==> flow/design.v <==
module ACTIVEPRO (
    input       RESET,
    input       SYS_CLOCK,                
    output reg  ACTIVE_DATA ,             
    output reg  ACTIVE_CLOCK,             
    input [511:0] ACTIVE_MESSAGE,         
    input [5:0] ACTIVE_CHANNEL,           
    input  ACTIVE_WR                      
    );
    reg [63:0][7:0] ACTIVE_MESSAGE_LATCHED; 
    reg [7:0] MESSAGE_LENGTH;
    reg [14:0] state;
    wire clockstate;
    wire [2:0] bitcount;
    wire [7:0] bytecount;
    assign clockstate = state[0];
    assign bitcount[2:0] = state[3:1];
    assign bytecount[7:0] = state[11:4];
    wire [7:0] FIRST_BYTE;
    assign FIRST_BYTE = 8'h7F;
    wire [7:0] SECOND_BYTE;
    assign SECOND_BYTE = (ACTIVE_CHANNEL & 8'h3F) | 8'h40;
    reg [7:0] clock_divider;
    reg [7:0] NEW_LENGTH;
    always @*
    begin
        NEW_LENGTH = 8'd66;
        for (int x = 63; x >= 1; x--)
            if (ACTIVE_MESSAGE[8*x +: 8] == 8'h0)
                NEW_LENGTH = x + 2;         
    end
    always @ (posedge SYS_CLOCK)
    begin
        if (RESET)
        begin
            state <= 0;
            ACTIVE_CLOCK <= 0;
            ACTIVE_DATA <= 0;
        end
        else
        begin
            if (state)
            begin
                state <= state + 1;
                if (clockstate == 1)    
                begin
                    ACTIVE_CLOCK <= 0;
                    if (bytecount == 0)
                        ACTIVE_DATA <= FIRST_BYTE[7-bitcount];
                    else if (bytecount == 1)
                        ACTIVE_DATA <= SECOND_BYTE[7-bitcount];
                    else
                        ACTIVE_DATA <= ACTIVE_MESSAGE_LATCHED[MESSAGE_LENGTH - bytecount - 1][7-bitcount];
                end
                else if (clockstate == 0)  ACTIVE_CLOCK <= 1;
                if (bytecount >= MESSAGE_LENGTH) state <= 0;
            end
            else         
            begin
                if (ACTIVE_WR) 
                begin
                    state <= 1;      
                    ACTIVE_MESSAGE_LATCHED <= ACTIVE_MESSAGE;
                    MESSAGE_LENGTH <= NEW_LENGTH;
                end
            end
        end
    end
endmodule 
Memo
Re: synthesis data of ACTIVEPRO

* From RTL to reports: ACTIVEPRO
Each step is given for the RTL above and for the edited RTL. Lines under "unedited" count in the file above, lines under "edited" in the edited file. "change": "edited" minus "unedited" as printed here. Cell names lack the library's common part. The mark -- stands for no value.
Set-up: design top ACTIVEPRO, clock SYS_CLOCK, library sky130hd, corner tt_025C_1v80

* Diff
Unified diff, file above to edited file. This change comes from a script, not from a designer; no optimisation was intended.
begin of diff
@@ -15,5 +15,7 @@
     wire [7:0] bytecount;
     assign clockstate = state[0];
-    assign bitcount[2:0] = state[3:1];
+    reg [2:0] bitcount_d1;
+    always @(posedge SYS_CLOCK) bitcount_d1 <= state[3:1];
+    assign bitcount[2:0] = bitcount_d1;
     assign bytecount[7:0] = state[11:4];
     wire [7:0] FIRST_BYTE;
end of diff

* Word-level counts
Counts by Yosys on the flattened word-level netlist (proc, flatten, opt, wreduce; memories kept). Register bits leave out memories and registers merged into their read ports (data or address). Print and check cells are left out. Cells with the same type and inputs are merged into one.
Operators by class:
- muxes and demuxes | unedited 68, edited 68, change 0
- shifts and indexed selects | unedited 3, edited 3, change 0
- reduce/logical cells | unedited 73, edited 73, change 0
- equal/unequal tests | unedited 1, edited 1, change 0
- $add $sub $neg | unedited 5, edited 5, change 0
- bitwise operators | unedited 2, edited 2, change 0
- $lt $le $gt $ge | unedited 1, edited 1, change 0
Unchanged operator kinds not shown: 28.
Word-level totals:
- output and inout port bits | unedited 2, edited 2, change 0
- cells after elaboration | unedited 163, edited 164, change +1
- bits in registers | unedited 537, edited 540, change +3
- bits of input ports | unedited 521, edited 521, change 0

* Longest topological paths
Depth = most cells in a row (Yosys ltp): at word level without a register or memory, in the mapped netlist without a sequential cell, where the memories' decode and read muxes count.
Logic depth:
- depth in word-level cells | unedited 63, edited 63, change 0
- ABC_AREA | unedited 0, edited 0
- depth in mapped cells | unedited 16, edited 15, change -1
- mapped depth without buffers | unedited 15, edited 15, change 0

* Synthesis result
The flow's flattened synthesis, as Yosys stat reports it; memories are mapped. The netlist is that of the ABC_AREA named above (0 if unset); the other value can give another one.
Cells by type:
- mux2i_1 | unedited 2, edited 47, change +45
- nor2_1 | unedited 51, edited 74, change +23
- nor4_1 | unedited 113, edited 92, change -21
- nand2_1 | unedited 99, edited 80, change -19
- or4_1 | unedited 23, edited 39, change +16
- o22ai_1 | unedited 2, edited 18, change +16
- a22o_1 | unedited 22, edited 8, change -14
- a22oi_1 | unedited 30, edited 17, change -13
- o21ai_0 | unedited 24, edited 17, change -7
- mux4_2 | unedited 130, edited 124, change -6
- a221oi_1 | unedited 13, edited 7, change -6
- and2_1 | unedited 4, edited 10, change +6
- or2_2 | unedited 2, edited 8, change +6
- buf_2 | unedited 15, edited 10, change -5
- buf_4 | unedited 10, edited 5, change -5
- o2111ai_1 | unedited 5, edited 1, change -4
- buf_1 | unedited 3, edited 7, change +4
- and3_1 | unedited 1, edited 5, change +4
Unchanged cell types not shown: 13. The list need not be complete.
Mapped netlist:
- synthesis area (µm²) | unedited 22644.2, edited 22933.2, change +289.0
- flip-flop cells | unedited 536, edited 539, change +3
- buffers | unedited 49, edited 44, change -5
- standard cells after synthesis | unedited 1301, edited 1328, change +27
- area of sequential cells (µm²) | unedited 15925.3, edited 15985.3, change +60.0

* Timing after synthesis
Source: OpenSTA report_checks on the synthesized netlist (no wires, ideal clock, input and output delay 20% of the period each), path of least setup slack; recovery checks are left aside. Register names are those of the netlist, which keeps one name where synthesis merged equal registers.
Timing after synthesis:
- path kind | unedited input-to-reg, edited input-to-reg
- start point | unedited input RESET, edited input RESET
- end point | unedited register ACTIVE_MESSAGE_LATCHED, edited register ACTIVE_MESSAGE_LATCHED
- delay of the path (ns) | unedited 39.549, edited 39.549, change 0.000
- time at the first pin (ns) | unedited 2.000, edited 2.000, change 0.000
- clock period (ns) | unedited 10.0, edited 10.0, change 0.0
- buffers on the path | unedited 0, edited 0, change 0
- setup time (ns) | unedited 2.155, edited 2.155, change 0.000
- data arrival time (ns) | unedited 39.394, edited 39.394, change 0.000
- setup slack (ns) | unedited -31.549, edited -31.549, change 0.000
- external input delay (ns) | unedited 2.000, edited 2.000, change 0.000
- driving pins on the path | unedited 1, edited 1, change 0
- data required time (ns) | unedited 7.845, edited 7.845, change 0.000
- synthesis period reached (ns) | unedited 41.549, edited 41.549, change 0.000
"delay of the path" = arrival - input delay + setup time. "driving pins on the path": output pins that drive a net of the path, with the launching flip-flop's if there is one; two outputs of one cell count as two. "synthesis period reached" is the clock period less the worst setup slack; recovery checks do not enter. This is arithmetic on one report: input and output delays are still those of the set period (20% each). Where an end lacks its bit number, it is one bit of the signal, or one of the new flip-flops if synthesis recoded a state register. Between the ends stands the longest chain of elaborated cells between them, by number of cells; it is not shown to be the way that was timed. Of several equally long chains one is given. Each line given opens the expression or statement behind the cell; cells for indexed reads and writes are added by Yosys, which also makes memories of some case tables.
On the way, after synthesis, unedited: path through nor3b_1, length of the longest elaborated chain 2, elaborated cells on any way between the ends 2, source lines of those cells 0, classes of those cells 1 x logic; 1 x reduce/logical
RTL lines, path after synthesis, unedited:
- start, declared | RTL line 2 | input       RESET,
- NOT 1 bit
- AND reduction 3 bit
- end, assigned | RTL line 63 | ACTIVE_MESSAGE_LATCHED <= ACTIVE_MESSAGE;
- end, declared | RTL line 10 | reg [63:0][7:0] ACTIVE_MESSAGE_LATCHED;
On the way, after synthesis, edited: path through nor3b_1, length of the longest elaborated chain 2, elaborated cells on any way between the ends 2, source lines of those cells 0, classes of those cells 1 x logic; 1 x reduce/logical
RTL lines, path after synthesis, edited:
- start, declared | RTL line 2 | input       RESET,
- NOT 1 bit
- AND reduction 3 bit
- end, assigned | RTL line 65 | ACTIVE_MESSAGE_LATCHED <= ACTIVE_MESSAGE;
- end, declared | RTL line 10 | reg [63:0][7:0] ACTIVE_MESSAGE_LATCHED;

* Worst path after layout
From the final timing report of each run of pair A: the path of least setup slack in the routed layout; clock arrival at registers is part of the times.
Timing post-layout:
- path kind | unedited reg-to-reg, edited reg-to-reg
- start point | unedited register state[4], edited register state[4]
- end point | unedited register ACTIVE_DATA, edited register ACTIVE_DATA
- setup time (ns) | unedited 0.07, edited 0.08, change +0.01
- driving pins on the path | unedited 14, edited 14, change 0
- buffers on the path | unedited 0, edited 0, change 0
- clock period (ns) | unedited 4.58, edited 4.58, change 0.00
- setup slack (ns) | unedited 0.43, edited 0.67, change +0.24
- data arrival time (ns) | unedited 4.67, edited 4.44, change -0.23
- data required time (ns) | unedited 5.10, edited 5.11, change +0.01
- time at the first pin (ns) | unedited 0.59, edited 0.61, change +0.02
Between the ends stands the longest chain of elaborated cells between them, by number of cells; it is not shown to be the way that was timed. Of several equally long chains one is given. At most two assigning lines are given for a register; there are more.
On the way, post-layout, unedited: path through dfxtp_1 -> ha_1 -> inv_1 -> fa_1 -> inv_1 -> ha_1 -> and2_2 -> a221oi_1 -> nor3_1 -> a31oi_1 -> o311a_1 -> mux2i_1 -> o2111ai_1 -> a41oi_1, length of the longest elaborated chain 6, elaborated cells on any way between the ends 10, source lines of those cells 4, classes of those cells 3 x add/sub; 1 x eq/ne; 1 x shift; 2 x mux; 3 x reduce/logical
RTL lines, path post-layout, unedited:
- start, declared | RTL line 12 | reg [14:0] state;
- start, assigned | RTL line 36 | state <= 0;
- start, assigned | RTL line 44 | state <= state + 1;
- subtractor 8 x 8 -> 9 bit | RTL line 53 | ACTIVE_DATA <= ACTIVE_MESSAGE_LATCHED[MESSAGE_LENGTH - bytecount - 1][7-bitcount];
- subtractor 9 x 2 -> 10 bit | RTL line 53
- adder 13 x 4 -> 14 bit | RTL line 53
- variable part select 512 x 14 -> 1 bit | RTL line 53
- two-way mux 1 bit | RTL line 50 | else if (bytecount == 1)
- two-way mux 1 bit | RTL line 48 | if (bytecount == 0)
- end, assigned | RTL line 49 | ACTIVE_DATA <= FIRST_BYTE[7-bitcount];
- end, assigned | RTL line 51 | ACTIVE_DATA <= SECOND_BYTE[7-bitcount];
- end, declared | RTL line 4 | output reg  ACTIVE_DATA ,
On the way, post-layout, edited: path through dfxtp_1 -> ha_1 -> inv_1 -> fa_1 -> inv_1 -> ha_1 -> xor3_1 -> or3b_1 -> o22ai_1 -> nor3_1 -> mux2i_1 -> mux2i_1 -> mux2_2 -> o22ai_1, length of the longest elaborated chain 6, elaborated cells on any way between the ends 10, source lines of those cells 4, classes of those cells 3 x add/sub; 1 x eq/ne; 1 x shift; 2 x mux; 3 x reduce/logical
RTL lines, path post-layout, edited:
- start, declared | RTL line 12 | reg [14:0] state;
- start, assigned | RTL line 38 | state <= 0;
- start, assigned | RTL line 46 | state <= state + 1;
- subtractor 8 x 8 -> 9 bit | RTL line 55 | ACTIVE_DATA <= ACTIVE_MESSAGE_LATCHED[MESSAGE_LENGTH - bytecount - 1][7-bitcount];
- subtractor 9 x 2 -> 10 bit | RTL line 55
- adder 13 x 4 -> 14 bit | RTL line 55
- variable part select 512 x 14 -> 1 bit | RTL line 55
- two-way mux 1 bit | RTL line 52 | else if (bytecount == 1)
- two-way mux 1 bit | RTL line 50 | if (bytecount == 0)
- end, assigned | RTL line 51 | ACTIVE_DATA <= FIRST_BYTE[7-bitcount];
- end, assigned | RTL line 53 | ACTIVE_DATA <= SECOND_BYTE[7-bitcount];
- end, declared | RTL line 4 | output reg  ACTIVE_DATA ,

* Measured runs
Runs of the flow (Yosys, OpenROAD) on both versions; the two runs of a pair have the same settings. The constraints put input and output delay at 20% of the set period each and load the outputs with 0.01 pF.
Flow settings, pair A: CORE_UTILIZATION 50, PLACE_DENSITY 0.6, period_ns 4.58, CAP_MARGIN 20, CORE_MARGIN 2, SLEW_MARGIN 20
Measured results, pair A:
- total power after layout (W) | unedited 0.011491, edited 0.011255, change -0.000236
- final worst hold slack (ns) | unedited 0.499, edited 0.416, change -0.083
- standard-cell area after layout (µm²) | unedited 30613.1, edited 30660.7, change +47.6
- total die area (µm²) | unedited 47006.6, edited 47596.0, change +589.4
- final setup TNS (ns) | unedited 0.000, edited 0.000, change 0.000
- chip area after synthesis (Yosys) (µm²) | unedited 22644.2, edited 22933.2, change +289.0
- clock period reached (ns) | unedited 4.150, edited 3.909, change -0.241
- utilization of the finished layout | unedited 0.689, edited 0.677, change -0.012
- lowest setup slack (ns) | unedited 0.430, edited 0.671, change +0.241
Flow settings, pair B: ABC_AREA 0, CORE_UTILIZATION 55, CTS_CLUSTER_SIZE 25, GPL_ROUTABILITY_DRIVEN 1, GPL_TIMING_DRIVEN 1, MAX_ROUTING_LAYER met5, PLACE_DENSITY_LB_ADDON 0.18, SETUP_SLACK_MARGIN 0.08, SLEW_MARGIN 5, period_ns 3.87, CAP_MARGIN 20, CORE_MARGIN 2
Measured results, pair B:
- total power after layout (W) | unedited 0.013244, edited 0.013392, change +0.000148
- final worst hold slack (ns) | unedited 0.496, edited 0.420, change -0.076
- standard-cell area after layout (µm²) | unedited 30434.2, edited 30713.2, change +279.0
- total die area (µm²) | unedited 42809.7, edited 43345.2, change +535.5
- final setup TNS (ns) | unedited 0.000, edited 0.000, change 0.000
- chip area after synthesis (Yosys) (µm²) | unedited 22644.2, edited 22933.2, change +289.0
- clock period reached (ns) | unedited 3.627, edited 3.309, change -0.318
- utilization of the finished layout | unedited 0.747, edited 0.749, change +0.002
- lowest setup slack (ns) | unedited 0.243, edited 0.561, change +0.318
"clock period reached" is the run's clock period less its worst setup slack. It is reckoned from that one timing run; input and output delays stay at 20% of the period that was set. "total power after layout" is the tool's figure for a default switching activity; nothing was simulated.
